==> flow/design.v <==
module FAdd(
    input rst,
    input clk,
    input  [31:0]               a,
    input  [31:0]               b,
    output reg [31:0]           c,
    output reg [2:0]           state
);
    parameter NAN = 32'b01111111100000000000000000000001;  
    parameter ZERO = 32'b0;  
    wire a_s = a[31];
    wire b_s = b[31];
    wire [7:0] a_e = a[30:23];
    wire [7:0] b_e = b[30:23];
    wire [22:0] a_m = a[22:0];
    wire [22:0] b_m = b[22:0];
    wire a_e_max = a_e == 8'b11111111;
    wire b_e_max = b_e == 8'b11111111;
    wire a_e_min = a_e == 8'b0;
    wire b_e_min = b_e == 8'b0;
    wire a_m_min = a_m == 23'b0;
    wire b_m_min = b_m == 23'b0;
    wire a_inf = a_e_max & a_m_min;
    wire b_inf = b_e_max & b_m_min;
    wire a_nan = a_e_max & ~a_m_min;
    wire b_nan = b_e_max & ~b_m_min;
    wire a_zero = a_e_min & a_m_min;
    wire b_zero = b_e_min & b_m_min;
    wire a_denorm = a_e_min & ~a_m_min;
    wire b_denorm = b_e_min & ~b_m_min;
    wire inverse = (a_s ^ b_s) & (a_e == b_e) & (a_m == b_m);
    wire special_case = a_nan | b_nan | a_inf | b_inf | a_zero | b_zero | inverse;
    wire [31:0] special_output = (a_nan | b_nan) ? NAN :
    a_inf ? ((b_inf & (a_s ^ b_s)) ? NAN : a) :
    b_inf ? b :
    a_zero ? ((b_zero & (a_s ^ b_s) ? ZERO : b)) :
    b_zero ? a :
    inverse ? ZERO : 32'hffffffff;
    reg a_sign;
    reg b_sign;
    reg [26:0] a_add;
    reg [26:0] b_add;
    reg [7:0] a_exp;
    reg [7:0] b_exp;
    parameter READ = 3'd0,
    ALIGN = 3'd1,
    ADD = 3'd2,
    NORM = 3'd3,
    DENORM = 3'd4,
    ROUND = 3'd5,
    PACK = 3'd6,
    OUTPUT = 3'd7;
    reg c_sign;
    reg[27:0] c_add;
    reg[7:0] c_exp;
always @(posedge clk) begin
if (!rst) begin
    state <= READ;
end
else begin
case (state)
READ: begin
    a_sign <= a_s;
    b_sign <= b_s;
    a_add <= {~a_denorm, a_m, 3'b0};
    b_add <= {~b_denorm, b_m, 3'b0};
    a_exp <= a_denorm ? 8'b1 : a_e;
    b_exp <= b_denorm ? 8'b1 : b_e;
    c <= special_output;
    state <= special_case ? OUTPUT : ALIGN;
end
ALIGN: begin
    if (a_exp > b_exp) begin
        b_exp <= b_exp + 1;
        b_add <= b_add >> 1;
        b_add[0] <= b_add[0] | b_add[1];  
    end else if (a_exp < b_exp) begin
        a_exp <= a_exp + 1;
        a_add <= a_add >> 1;
        a_add[0] <= a_add[0] | a_add[1];
    end else begin
        state <= ADD;
    end
end
ADD: begin
    c_exp <= a_exp;
    if (a_sign == b_sign) begin
        c_add <= a_add + b_add;
        c_sign <= a_sign;
    end else if (a_add > b_add) begin
        c_add <= a_add - b_add;
        c_sign <= a_sign;
    end else begin
        c_add <= b_add - a_add;
        c_sign <= b_sign;
    end
    state <= NORM;
end
NORM: begin
    if (c_add[27]) begin  
        c_exp <= c_exp + 1;
        c_add <= c_add >> 1;
        c_add[0] <= c_add[0] | c_add[1];
    end else if (~c_add[26] & c_exp != 8'b0) begin  
        c_exp <= c_exp - 1;
        c_add <= c_add << 1;
    end else begin
        state <= DENORM;
    end
end
DENORM: begin
    if (c_exp == 8'b0) begin  
        c_exp <= c_exp + 1;
        c_add <= c_add >> 1;
        c_add[0] <= c_add[0] | c_add[1];
    end
    state <= ROUND;
end
ROUND: begin
    if (c_add[2] & (c_add[1] | c_add[0] | c_add[3])) begin
        c_add <= c_add + 4'b1000;
    end
    state <= PACK;
end
PACK: begin
    c[31] <= c_sign;
    c[22:0] <= c_add[25:3];
    if (c_exp == 8'b11111111) begin  
        c[30:0] <= {8'b11111111, 23'b0};
    end else if (c_add[27]) begin  
        c[30:23] <= c_exp + 1;
    end else if (~c_add[26]) begin  
        c[30:23] <= c_exp - 1;
    end else begin
        c[30:23] <= c_exp;
    end
    state <= OUTPUT;
end
OUTPUT: begin
end
endcase
end
end
endmodule
From RTL to reports: FAdd
The steps from the RTL of FAdd to its reports follow in flow order.
Lines are those of the file above, counted from 1.
Operators: Yosys type, input widths -> output width; for muxes data width and select width s.
Library cell names are shortened.
{ "design": {"top_module": "FAdd", "clock": "clk", "cell_library": "sky130hd", "pvt_corner": "tt_025C_1v80"} }

Elaborated design
Counts by Yosys on the flattened word-level netlist (proc, flatten, opt, wreduce; memories kept). Register bits leave out memories and registers merged into their read ports (data or address). Print and check cells are left out. Cells with the same type and inputs are merged into one.
{ "bits": {"ff_bits": 144, "inputBits": 66, "out_inout_bits": 35} }
{ "op_classes": {"addsub": 8, "compare": 3, "eq_ne": 21, "n_mux": 58, "bitwise": 30, "reduce_and_logical": 21} }
{ "op_table": {"columns": ["cell", "count"], "rows": [
  ["$mux 32", 8],
  ["$mux 27", 6],
  ["$pmux 27 s4", 1],
  ["$pmux 26 s2", 2],
  ["$mux 8", 11],
  ["$mux 26", 3],
  ["$sub 27x27->28", 2],
  ["$pmux 8 s2", 3],
  ["$logic_not 23->1", 2],
  ["$pmux 23 s2", 1],
  ["$add 27x27->28", 1],
  ["$add 28x4->28 const B", 1],
  ["$gt 27x27->1", 1],
  ["$add 8x1->8 const B", 3],
  ["$eq 8x8->1 const B", 3],
  ["$logic_not 8->1", 3],
  ["$pmux 8 s3", 1],
  ["$eq 23x23->1", 1],
  ["$mux 23", 1],
  ["$pmux 3 s7", 1],
  ["$ne 2x2->1 const B", 8],
  ["$mux 3", 5],
  ["$and 1x1->1", 14],
  ["$reduce_and 4->1", 3],
  ["$mux 1", 11],
  ["$or 1x1->1", 10],
  ["$reduce_and 5->1", 2],
  ["$eq 3x3->1 const B", 3]
]} }
Not listed: further kinds 20, cells in them 30.

Logic depth
Depth = most cells in a row (Yosys ltp): at word level without a register or memory, in the mapped netlist without a sequential cell, where the memories' decode and read muxes count.
{ "depth": {"ltp_word": 11, "abc_area": 1, "mapped_depth": 19, "ltp_nobuf": 18} }

Netlist
Source: synth_stat.txt of the flow (Yosys; design flattened, memories mapped). It holds for the ABC_AREA given above (unset counts as 0); a run with the other value may have another netlist.
{ "by_type": {"columns": ["cell_type", "count", "area_total_um2"], "rows": [
  ["edfxtp_1", 141, 4.23E+03],
  ["nand2_1", 926, 3.48E+03],
  ["inv_1", 423, 1.59E+03],
  ["ha_1", 96, 1.2E+03],
  ["nand3_1", 143, 715.686],
  ["o21ai_0", 133, 665.638],
  ["a21oi_1", 118, 590.566],
  ["nor2_1", 155, 581.808],
  ["xor2_1", 55, 481.712],
  ["nand4_1", 62, 387.872],
  ["buf_2", 36, 180.173],
  ["nor3_1", 32, 160.154],
  ["o22ai_1", 17, 106.352],
  ["clkbuf_1", 26, 97.594],
  ["buf_4", 12, 90.086],
  ["nor2_2", 13, 81.328],
  ["o221ai_1", 9, 78.826],
  ["xnor2_1", 9, 78.826]
]} }
Other cell types: 31; their cells: 108.
{ "mapped": {"mapped_cells": 2514, "area_um2": 15623.7, "sequential_area_um2": 4294.1, "flip_flops": 144, "n_buf": 78} }

Worst setup path after synthesis
Source: OpenSTA report_checks on the synthesized netlist (no wires, ideal clock, input and output delay 20% of the period each), path of least setup slack; recovery checks are left aside. Register names are those of the netlist, which keeps one name where synthesis merged equal registers.
{ "synth_path": {"path_kind": "in2reg", "from": "input rst", "to": "register c_add[10]", "clock_period_ps": 10000, "in_delay_ps": 2000, "launch_ps": 2000, "arrival_time_ps": 4520, "path_slack_ps": 5015, "delay_ps": 2986, "driving_pins": 2, "path_buffers": 0, "period_less_setup_slack_ps": 4985} }
"delay_ps" = arrival - input delay + setup time.
"driving_pins" counts driving pins, that of a launching flip-flop among them; a cell with two outputs on the path counts twice.
"period_less_setup_slack_ps" = period - worst setup slack (recovery checks aside). The figure is calculated, with input and output delays left at 20% of the set period.
Between the ends stands the longest chain of elaborated cells between them, by number of cells; it is not shown to be the way that was timed. Of several equally long chains one is given.
Each line given opens the expression or statement behind the cell; cells for indexed reads and writes are added by Yosys, which also makes memories of some case tables.
A register here has more assigning lines than the two given.
{ "synth_between": {"cell_sequence": "inv_1 -> nor4_1", "elab_chain_len": 1, "cone_cells": 1, "lines_between": 0, "classes_between": "1 x reduce/logical"} }
{ "synth_rtl": {"columns": ["element", "line_no", "source"], "rows": [
  ["from (decl)", 2, "input rst,"],
  ["$reduce_and 5->1", null, null],
  ["to (assign)", 88, "c_add <= a_add + b_add;"],
  ["to (assign)", 91, "c_add <= a_add - b_add;"],
  ["to (decl)", 54, "reg[27:0] c_add;"]
]} }

Timing after layout
From the final timing report of record 1: the path of least setup slack in the routed layout; clock arrival at registers is part of the times.
The report prints the path's times to 10 ps; the period is as set.
{ "layout_path": {"path_kind": "reg2reg", "from": "register a_add[5]", "to": "register c_add[9]", "clock_period_ps": 3300, "launch_ps": 450, "arrival_time_ps": 3310, "path_slack_ps": 320, "driving_pins": 24, "path_buffers": 7} }
Between the ends stands the longest chain of elaborated cells between them, by number of cells; it is not shown to be the way that was timed. Of several equally long chains one is given.
A register here has more assigning lines than the two given.
{ "layout_between": {"cell_sequence": "edfxtp_1 -> inv_2 -> ha_4 -> buf_6 -> nand2_4 -> nor2_4 -> buf_4 -> buf_6 -> buf_6 -> inv_2 -> nor2_4 -> nand2_2 -> nand3_4 -> nand2_4 -> a21boi_4 -> buf_12 -> buf_12 -> buf_8 -> nand2_2 -> nand2_2 -> nand2_1 -> nand2_2 -> nand2_2 -> nand2_1", "elab_chain_len": 4, "cone_cells": 7, "lines_between": 6, "classes_between": "3 x add/sub; 1 x compare; 3 x mux"} }
{ "layout_rtl": {"columns": ["element", "line_no", "source"], "rows": [
  ["from (decl)", 41, "reg [26:0] a_add;"],
  ["from (assign)", 65, "a_add <= {~a_denorm, a_m, 3'b0};"],
  ["from (assign)", 79, "a_add <= a_add >> 1;"],
  ["$sub 27x27->28", 94, "c_add <= b_add - a_add;"],
  ["$mux 27", 90, "end else if (a_add > b_add) begin"],
  ["$mux 27", 87, "if (a_sign == b_sign) begin"],
  ["$pmux 27 s4", 61, "case (state)"],
  ["to (assign)", 88, "c_add <= a_add + b_add;"],
  ["to (assign)", 91, "c_add <= a_add - b_add;"],
  ["to (decl)", 54, "reg[27:0] c_add;"]
]} }

Add stored flow runs of FAdd

Measured results for FAdd: 5 stored runs of the Yosys and OpenROAD flow on sky130hd. The settings differ; the order carries no meaning. The constraints put input and output delay at 20% of the set period each and load the outputs with 0.01 pF.
"clock period achieved" is the run's clock period less its worst setup slack. It is reckoned from that one timing run; input and output delays stay at 20% of the period that was set.
"critical path time" = time allowed to the worst setup path (clock period - input delay - output delay, where it has them) - its slack; a late launch clock adds to it, a late capture clock takes from it.
By "total power of the final layout" is meant OpenSTA's value without simulated activity: inputs other than the clock are taken to toggle once in ten clock periods, and the tool carries that through the logic.
"critical path time" is given in steps of 10 ps.

==> record 1: settings <==
{ "ABC_AREA": 1, "CAP_MARGIN": 40, "CELL_PAD_IN_SITES_DETAIL_PLACEMENT": 0, "CORE_ASPECT_RATIO": 0.67, "CORE_MARGIN": 9, "CORE_UTILIZATION": 40, "CTS_CLUSTER_DIAMETER": 181, "GPL_ROUTABILITY_DRIVEN": 1, "GPL_TIMING_DRIVEN": 0, "HOLD_SLACK_MARGIN": 0.04, "MAX_ROUTING_LAYER": "met4", "MIN_ROUTING_LAYER": "met1", "PLACE_DENSITY_LB_ADDON": 0.27, "SETUP_SLACK_MARGIN": 0.67, "period_ns": 3.3, "SLEW_MARGIN": 20 }
==> record 1: results <==
chip area in the Yosys report: 15623.7 um^2
full die area: 46641.3 um^2
post-route utilization: 0.531
setup slack of the worst path: 316 ps
worst-case hold slack: 584 ps
total power of the final layout: 19660 uW
clock period achieved: 2984 ps
critical path time: 2980 ps
worst setup path type: reg2reg

==> record 2: settings <==
{ "ABC_AREA": 0, "CAP_MARGIN": 20, "CELL_PAD_IN_SITES_GLOBAL_PLACEMENT": 0, "CORE_ASPECT_RATIO": 1.91, "CORE_MARGIN": 4, "CORE_UTILIZATION": 46, "GPL_TIMING_DRIVEN": 0, "MAX_ROUTING_LAYER": "met5", "MIN_ROUTING_LAYER": "met1", "PLACE_DENSITY_LB_ADDON": 0.04, "SETUP_SLACK_MARGIN": -0.43, "TNS_END_PERCENT": 50, "period_ns": 5.99, "SLEW_MARGIN": 20 }
==> record 2: results <==
chip area in the Yosys report: 13037.5 um^2
full die area: 31241.9 um^2
post-route utilization: 0.542
setup slack of the worst path: 814 ps
worst-case hold slack: 651 ps
total power of the final layout: 5178 uW
clock period achieved: 5176 ps
critical path time: 3980 ps
worst setup path type: in2reg

==> record 3: settings <==
{ "CORE_ASPECT_RATIO": 1.03, "CORE_MARGIN": 3, "CORE_UTILIZATION": 40, "CTS_CLUSTER_DIAMETER": 244, "GPL_ROUTABILITY_DRIVEN": 1, "MIN_ROUTING_LAYER": "met1", "PLACE_DENSITY_LB_ADDON": 0.27, "SETUP_SLACK_MARGIN": 0.19, "period_ns": 3.3, "CAP_MARGIN": 20, "SLEW_MARGIN": 20 }
==> record 3: results <==
chip area in the Yosys report: 13037.5 um^2
full die area: 34796.6 um^2
post-route utilization: 0.584
setup slack of the worst path: -104 ps
worst-case hold slack: 583 ps
total power of the final layout: 11232 uW
clock period achieved: 3404 ps
critical path time: 3400 ps
worst setup path type: reg2reg

==> record 4: settings <==
{ "ABC_AREA": 1, "CELL_PAD_IN_SITES_GLOBAL_PLACEMENT": 2, "CORE_ASPECT_RATIO": 0.84, "CORE_MARGIN": 6, "CORE_UTILIZATION": 61, "CTS_CLUSTER_DIAMETER": 328, "CTS_CLUSTER_SIZE": 28, "GPL_TIMING_DRIVEN": 0, "MAX_ROUTING_LAYER": "met4", "PLACE_DENSITY": 0.46, "SLEW_MARGIN": 10, "period_ns": 3.07, "CAP_MARGIN": 20 }
==> record 4: results <==
did not finish, placement stopped with GPL-0301

==> record 5: settings <==
{ "ABC_AREA": 1, "CELL_PAD_IN_SITES_GLOBAL_PLACEMENT": 2, "CORE_ASPECT_RATIO": 0.95, "CORE_MARGIN": 6, "CORE_UTILIZATION": 61, "CTS_CLUSTER_DIAMETER": 328, "CTS_CLUSTER_SIZE": 28, "GPL_TIMING_DRIVEN": 1, "MAX_ROUTING_LAYER": "met4", "MIN_ROUTING_LAYER": "met1", "PLACE_DENSITY": 0.46, "SLEW_MARGIN": 10, "TNS_END_PERCENT": 55, "period_ns": 5.6, "CAP_MARGIN": 20 }
==> record 5: results <==
did not finish, placement stopped with GPL-0301
